==> flow/design.v <==
`default_nettype none
module cordic
( input  var [15:0] i_qph  
, output var [15:0] o_sin  
);
logic [15:0] i_x;
logic [15:0] i_y;
always_comb i_x = i_qph[15] ? 16'h0000 : 16'hDBD9;
always_comb i_y = i_qph[15] ? 16'hDBD9 : 16'h0000;
logic [22:0] cordic_angle [0:18];
always_comb cordic_angle[ 0] = 23'h25C80A;  
always_comb cordic_angle[ 1] = 23'h13F670;  
always_comb cordic_angle[ 2] = 23'h0A2223;  
always_comb cordic_angle[ 3] = 23'h05161A;  
always_comb cordic_angle[ 4] = 23'h028BAF;  
always_comb cordic_angle[ 5] = 23'h0145EC;  
always_comb cordic_angle[ 6] = 23'h00A2F8;  
always_comb cordic_angle[ 7] = 23'h00517C;  
always_comb cordic_angle[ 8] = 23'h0028BE;  
always_comb cordic_angle[ 9] = 23'h00145F;  
always_comb cordic_angle[10] = 23'h000A2F;  
always_comb cordic_angle[11] = 23'h000517;  
always_comb cordic_angle[12] = 23'h00028B;  
always_comb cordic_angle[13] = 23'h000145;  
always_comb cordic_angle[14] = 23'h0000A2;  
always_comb cordic_angle[15] = 23'h000051;  
always_comb cordic_angle[16] = 23'h000028;  
always_comb cordic_angle[17] = 23'h000014;  
always_comb cordic_angle[18] = 23'h00000A;  
/*verilator lint_off UNOPTFLAT*/
logic [18:0] x [0:19];
logic [18:0] y [0:19];
logic [22:0] p [0:19];
/*verilator lint_on UNOPTFLAT*/
always_comb x[0] = {1'b0, i_x, {2{1'b0}}};
always_comb y[0] = {1'b0, i_y, {2{1'b0}}};
always_comb p[0] = {i_qph, {7{1'b0}}};
/*verilator lint_off ALWCOMBORDER*/
for (genvar i = 0; i < 19; i = i + 1) begin: l_cordic_steps
  always_comb
    if (p[i][22]) begin
      x[i+1] = x[i] + (y[i] >>> (i+1));
      y[i+1] = y[i] - (x[i] >>> (i+1));
      p[i+1] = p[i] + cordic_angle[i];
    end else begin
      x[i+1] = x[i] - (y[i] >>> (i+1));
      y[i+1] = y[i] + (x[i] >>> (i+1));
      p[i+1] = p[i] - cordic_angle[i];
    end
end
/*verilator lint_on ALWCOMBORDER*/
always_comb
  if (i_qph > 16'd65508)   o_sin = 16'hFFFE;
  else if (i_qph < 16'd32) o_sin = i_qph + (i_qph >> 1);
  else                     o_sin = y[19][17:2];
endmodule
`default_nettype none
module saw2sin
( input  var        i_clk
, input  var [15:0] i_saw
, output var [15:0] o_sin
);
logic invert;
always_comb invert = i_saw[15];
logic reverse;
always_comb reverse = i_saw[14];
logic [15:0] qsaw;
always_comb qsaw = reverse
  ? {~i_saw[13:0], 2'b11}  
  : {i_saw[13:0], 2'b01};  
logic [15:0] qsin;
cordic cordic
( .i_qph (qsaw)
, .o_sin (qsin)
);
logic [16:0] sin;
always_ff @(posedge i_clk) sin <= reverse
  ? (invert ? ~{1'b1, qsin[15:0]}           
            : {1'b1, qsin[15:0]} + 17'd1)   
  : (invert ? ~{1'b1, qsin[15:0]} + 17'd2   
            : {1'b1, qsin[15:0]} + 17'd0);  
always_comb o_sin = sin[16:1];
endmodule
**Tool chain data of saw2sin**

The steps from the RTL of saw2sin to its reports follow in flow order.
Lines are those of the file above, counted from 1.
Library cell names are shortened.
Not given: -

- Top: saw2sin
- Clock input: i_clk
- Standard-cell library: sky130hd
- Timing corner: tt_025C_1v80

**Word level**

Source: Yosys, flattened and elaborated. Widths are those after wreduce; folded enables and synchronous resets count as part of the registers. Registers that Yosys merges into a memory's read port (data or address) are not register bits. Print and check cells do not count. Equal cells are merged and count once.

- Add/subtract/negate cells: 107
- Order comparisons: 2
- Mux-type cells: 60
- Bitwise gates (word level): 2

Operators with widths:

| operator | count |
|---|---|
| two-way mux 19 bit | 33 |
| two-way mux 23 bit | 17 |
| two-way mux 16 bit | 5 |
| two-way mux 17 bit | 3 |
| adder 18 x 17 -> 19 bit | 2 |
| subtractor 18 x 17 -> 19 bit | 2 |
| adder 19 x 10 -> 19 bit | 2 |
| subtractor 19 x 10 -> 19 bit | 2 |
| adder 19 x 11 -> 19 bit | 2 |
| subtractor 19 x 11 -> 19 bit | 2 |
| adder 19 x 12 -> 19 bit | 2 |
| subtractor 19 x 12 -> 19 bit | 2 |
| adder 19 x 13 -> 19 bit | 2 |
| subtractor 19 x 13 -> 19 bit | 2 |
| adder 19 x 14 -> 19 bit | 2 |
| subtractor 19 x 14 -> 19 bit | 2 |
| adder 19 x 15 -> 19 bit | 2 |
| subtractor 19 x 15 -> 19 bit | 2 |
| adder 19 x 16 -> 19 bit | 2 |
| subtractor 19 x 16 -> 19 bit | 2 |
| adder 19 x 17 -> 19 bit | 2 |
| subtractor 19 x 17 -> 19 bit | 2 |
| adder 19 x 3 -> 19 bit | 2 |
| subtractor 19 x 3 -> 19 bit | 2 |
| adder 19 x 4 -> 19 bit | 2 |
| subtractor 19 x 4 -> 19 bit | 2 |
| adder 19 x 5 -> 19 bit | 2 |
| subtractor 19 x 5 -> 19 bit | 2 |

Other operator kinds: 56; their cells: 65.

- Register bits: 17
- Bits of input ports: 17
- Elaborated cells: 172

**Longest topological paths**

Depth = most cells in a row (Yosys ltp): at word level without a register or memory, in the mapped netlist without a sequential cell, where the memories' decode and read muxes count.

- Word-level depth: 45
- ABC_AREA: 0
- Mapped depth: 347
- Mapped depth without buffers: 320

**After synthesis**

Yosys stat after the flow's synthesis: flattened, memories mapped to cells. It holds for the ABC_AREA given above (unset counts as 0); a run with the other value may have another netlist.

- Cells in the netlist: 6061
- Synthesis area: 44136.1 um^2
- Sequential part of the area: 320.3 um^2
- Flip-flops: 16

Cells by type:

| cell type | count | total area (um^2) |
|---|---|---|
| ha_1 | 933 | 1.17E+04 |
| xnor2_1 | 624 | 5.47E+03 |
| a21oi_1 | 639 | 3.2E+03 |
| xor2_1 | 287 | 2.51E+03 |
| inv_1 | 577 | 2.17E+03 |
| o21bai_1 | 281 | 2.11E+03 |
| a21o_1 | 262 | 1.97E+03 |
| nor2_1 | 473 | 1.78E+03 |
| o21ai_0 | 346 | 1.73E+03 |
| nand2_1 | 291 | 1.09E+03 |
| fa_1 | 35 | 700.672 |
| nand2b_1 | 110 | 688.16 |
| nor2b_1 | 90 | 563.04 |
| nor3_1 | 112 | 560.538 |
| o21a_1 | 61 | 457.939 |
| a31oi_1 | 69 | 431.664 |
| a21boi_0 | 53 | 397.882 |
| nand3_1 | 76 | 380.365 |

Not listed: further types 108, cells in them 742.
The figures by module come from a second, unflattened synthesis with its own total; it is not the netlist above.

- Cells (unflattened synthesis): 5877
- Area total of the unflattened synthesis: 43013.8 um^2

Each row is one instance without its submodules.

By module:

| module | times used | cells | area (um^2) | sequential area (um^2) |
|---|---|---|---|---|
| cordic | 1 | 5755 | 41916.5 | 0.0 |
| saw2sin | 1 | 122 | 1097.3 | 320.3 |

**Path before layout**

Path of least setup slack by OpenSTA after synthesis, without wires, with an ideal clock, recovery checks aside; 20% of the period is set as input and as output delay. Where synthesis merged equal registers, the netlist keeps one of their names.

- Path kind: input port to flip-flop
- From: in i_saw[13]
- To: reg sin[16]
- Clock period: 70000 ps
- Input delay: 14000 ps
- Launch time at the first pin: 14000 ps
- Arrival time: 73189 ps
- Setup slack: -3248 ps
- Delay of the path: 59248 ps
- Driving pins on the path: 336
- Path buffers: 31
- Period reached after synthesis: 73248 ps

"delay of the path" is the arrival time less input delay plus setup time.
"driving pins on the path": output pins that drive a net of the path, with the launching flip-flop's if there is one; two outputs of one cell count as two.
"period reached after synthesis" = period - worst setup slack (recovery checks aside). The figure is calculated, with input and output delays left at 20% of the set period.
The rows between start and end are the longest chain of elaborated cells between them; the timing report does not say that the signal goes this way. Where chains are equally long, one stands for them.
A line is the first line of the expression or statement that the cell stems from. Yosys adds cells for indexed reads and writes and turns some case tables into memories.

- Path through: buf_4 > xnor2_2 > buf_4 > clkbuf_1 > inv_1 > ha_1 > buf_1 > nand3_1 > nor4_1 > mux2i_1 > and2_1 > nand2_2 > clkinv_2 > ha_1 > nand4_1 > or3_4 > a2bb2oi_4 > nand2_4 > [300 not listed] > a21oi_1 > nor2b_1 > o21ai_0 > ha_1 > clkbuf_1 > a21oi_1 > nor2b_1 > a2111oi_0 > nor2_1 > nor2_1 > nor2b_1 > a31oi_1 > inv_1 > or4_1 > a311oi_2 > and3b_1 > a41oi_1 > and2_1
- Cells in the longest elaborated chain: 45

RTL lines, path post-synthesis:

| item | line | RTL |
|---|---|---|
| start: declaration | 60 | `, input  var [15:0] i_saw` |
| NOT 14 bit | 69 | `? {~i_saw[13:0], 2'b11}` |
| two-way mux 16 bit | 68 | `always_comb qsaw = reverse` |
| two-way mux 16 bit | 8 | `always_comb i_x = i_qph[15] ? 16'h0000 : 16'hDBD9;` |
| subtractor 18 x 17 -> 19 bit | 46 | `x[i+1] = x[i] - (y[i] >>> (i+1));` |
| two-way mux 19 bit | 41 | `if (p[i][22]) begin` |
| adder 19 x 17 -> 19 bit | 47 | `y[i+1] = y[i] + (x[i] >>> (i+1));` |
| two-way mux 19 bit | 41 |  |
| [31 not listed] | - |  |
| two-way mux 18 bit | 41 |  |
| two-way mux 16 bit | 54 | `else if (i_qph < 16'd32) o_sin = i_qph + (i_qph >> 1);` |
| two-way mux 16 bit | 53 | `if (i_qph > 16'd65508)   o_sin = 16'hFFFE;` |
| NOT 17 bit | 80 | `: (invert ? ~{1'b1, qsin[15:0]} + 17'd2` |
| adder 17 x 2 -> 17 bit | 80 |  |
| two-way mux 17 bit | 80 |  |
| two-way mux 17 bit | 77 | `always_ff @(posedge i_clk) sin <= reverse` |
| end: assignment | 77 |  |
| end: declaration | 76 | `logic [16:0] sin;` |

**Worst path after layout**

From the final timing report of flow run 1: the path of least setup slack in the routed layout; clock arrival at registers is part of the times.
The report prints the path's times to 10 ps; the period is as set.

- Path kind: input port to flip-flop
- From: in i_saw[12]
- To: reg sin[15]
- Clock period: 67600 ps
- Input delay: 13520 ps
- Launch time at the first pin: 13520 ps
- Arrival time: 64480 ps
- Setup slack: 3300 ps
- Driving pins on the path: 285
- Path buffers: 7

The rows between start and end are the longest chain of elaborated cells between them; the timing report does not say that the signal goes this way. Where chains are equally long, one stands for them.

- Path through: clkdlybuf4s50_1 > xnor2_2 > inv_1 > ha_1 > nand3_2 > nor4_2 > mux2i_1 > and2_4 > nand2_4 > buf_4 > ha_1 > o21a_1 > nor2_1 > nor2_1 > o21ai_0 > nand2b_1 > a21oi_2 > o21bai_1 > [249 not listed] > a31oi_2 > xnor2_2 > o21ai_4 > buf_4 > ha_2 > nor2b_1 > a2111oi_2 > nor2_1 > nor2_2 > nor2b_1 > a31oi_2 > inv_1 > or4_4 > a311oi_2 > o2111a_1 > a41oi_1 > a31oi_1 > xnor2_1
- Cells in the longest elaborated chain: 43

RTL lines, path post-layout:

| item | line | RTL |
|---|---|---|
| start: declaration | 60 | `, input  var [15:0] i_saw` |
| NOT 14 bit | 69 | `? {~i_saw[13:0], 2'b11}` |
| two-way mux 16 bit | 68 | `always_comb qsaw = reverse` |
| subtractor 23 x 22 -> 23 bit | 48 | `p[i+1] = p[i] - cordic_angle[i];` |
| two-way mux 23 bit | 41 | `if (p[i][22]) begin` |
| two-way mux 19 bit | 41 |  |
| adder 19 x 16 -> 19 bit | 47 | `y[i+1] = y[i] + (x[i] >>> (i+1));` |
| two-way mux 19 bit | 41 |  |
| [29 not listed] | - |  |
| two-way mux 18 bit | 41 |  |
| two-way mux 16 bit | 54 | `else if (i_qph < 16'd32) o_sin = i_qph + (i_qph >> 1);` |
| two-way mux 16 bit | 53 | `if (i_qph > 16'd65508)   o_sin = 16'hFFFE;` |
| NOT 17 bit | 80 | `: (invert ? ~{1'b1, qsin[15:0]} + 17'd2` |
| adder 17 x 2 -> 17 bit | 80 |  |
| two-way mux 17 bit | 80 |  |
| two-way mux 17 bit | 77 | `always_ff @(posedge i_clk) sin <= reverse` |
| end: assignment | 77 |  |
| end: declaration | 76 | `logic [16:0] sin;` |

Subject: flow runs of saw2sin

Hi,

Stored flow runs of saw2sin (6 of them; Yosys, OpenROAD, sky130hd). They differ in their settings and are not a sequence. Constraints: input delay and output delay 20% of the set period each, output load 0.01 pF.
A setting shown as . is not set for that run.
Among the results, . means that no value is shown for the run.

| setting or result | flow run 1 | flow run 2 | flow run 3 | flow run 4 | flow run 5 | flow run 6 |
|---|---|---|---|---|---|---|
| CORE_UTILIZATION | 40 | 65 | 20 | 54 | 54 | 42 |
| period_ns | 67.6 | 67.6 | 64.7 | 95.9 | 95.9 | 85.9 |
| CAP_MARGIN | 20 | 20 | 10 | 5 | 20 | 5 |
| CORE_MARGIN | 2 | 2 | 9 | 4 | 2 | 2 |
| SLEW_MARGIN | 20 | 20 | 20 | 20 | 20 | 20 |
| CORE_ASPECT_RATIO | . | . | 0.89 | . | . | . |
| CTS_CLUSTER_SIZE | . | . | 40 | 57 | 57 | . |
| PLACE_DENSITY_LB_ADDON | . | . | 0.05 | 0.17 | 0.17 | . |
| TNS_END_PERCENT | . | . | 45 | . | . | 30 |
| CELL_PAD_IN_SITES_DETAIL_PLACEMENT | . | . | . | 2 | 1 | . |
| CELL_PAD_IN_SITES_GLOBAL_PLACEMENT | . | . | . | 0 | 3 | . |
| HOLD_SLACK_MARGIN | . | . | . | 0.15 | . | . |
| MAX_ROUTING_LAYER | . | . | . | met4 | . | . |
| SETUP_SLACK_MARGIN | . | . | . | -2.0 | -2.0 | . |
| ABC_AREA | . | . | . | . | . | 1 |
| CTS_CLUSTER_DIAMETER | . | . | . | . | . | 391 |
| GPL_TIMING_DRIVEN | . | . | . | . | . | 0 |
| PLACE_DENSITY | . | . | . | . | . | 0.74 |
| final utilization | 0.467 | 0.746 | 0.323 | . | . | 0.443 |
| worst setup slack after layout (ps) | 3301 | 2462 | 3214 | . | . | 10454 |
| worst hold slack in the final report (ps) | 13917 | 13921 | 13438 | . | . | 17382 |
| final setup TNS (ps) | 0 | 0 | 0 | . | . | 0 |
| full die area (um^2) | 113014.0 | 70002.6 | 237943.0 | . | . | 108389.0 |
| area of the synthesized netlist (um^2) | 44136.1 | 44136.1 | 44136.1 | . | . | 44423.9 |

Flow run 4: incomplete, placement halted on DPL-0033
Flow run 5: incomplete, placement halted on FLW-0024

Regards
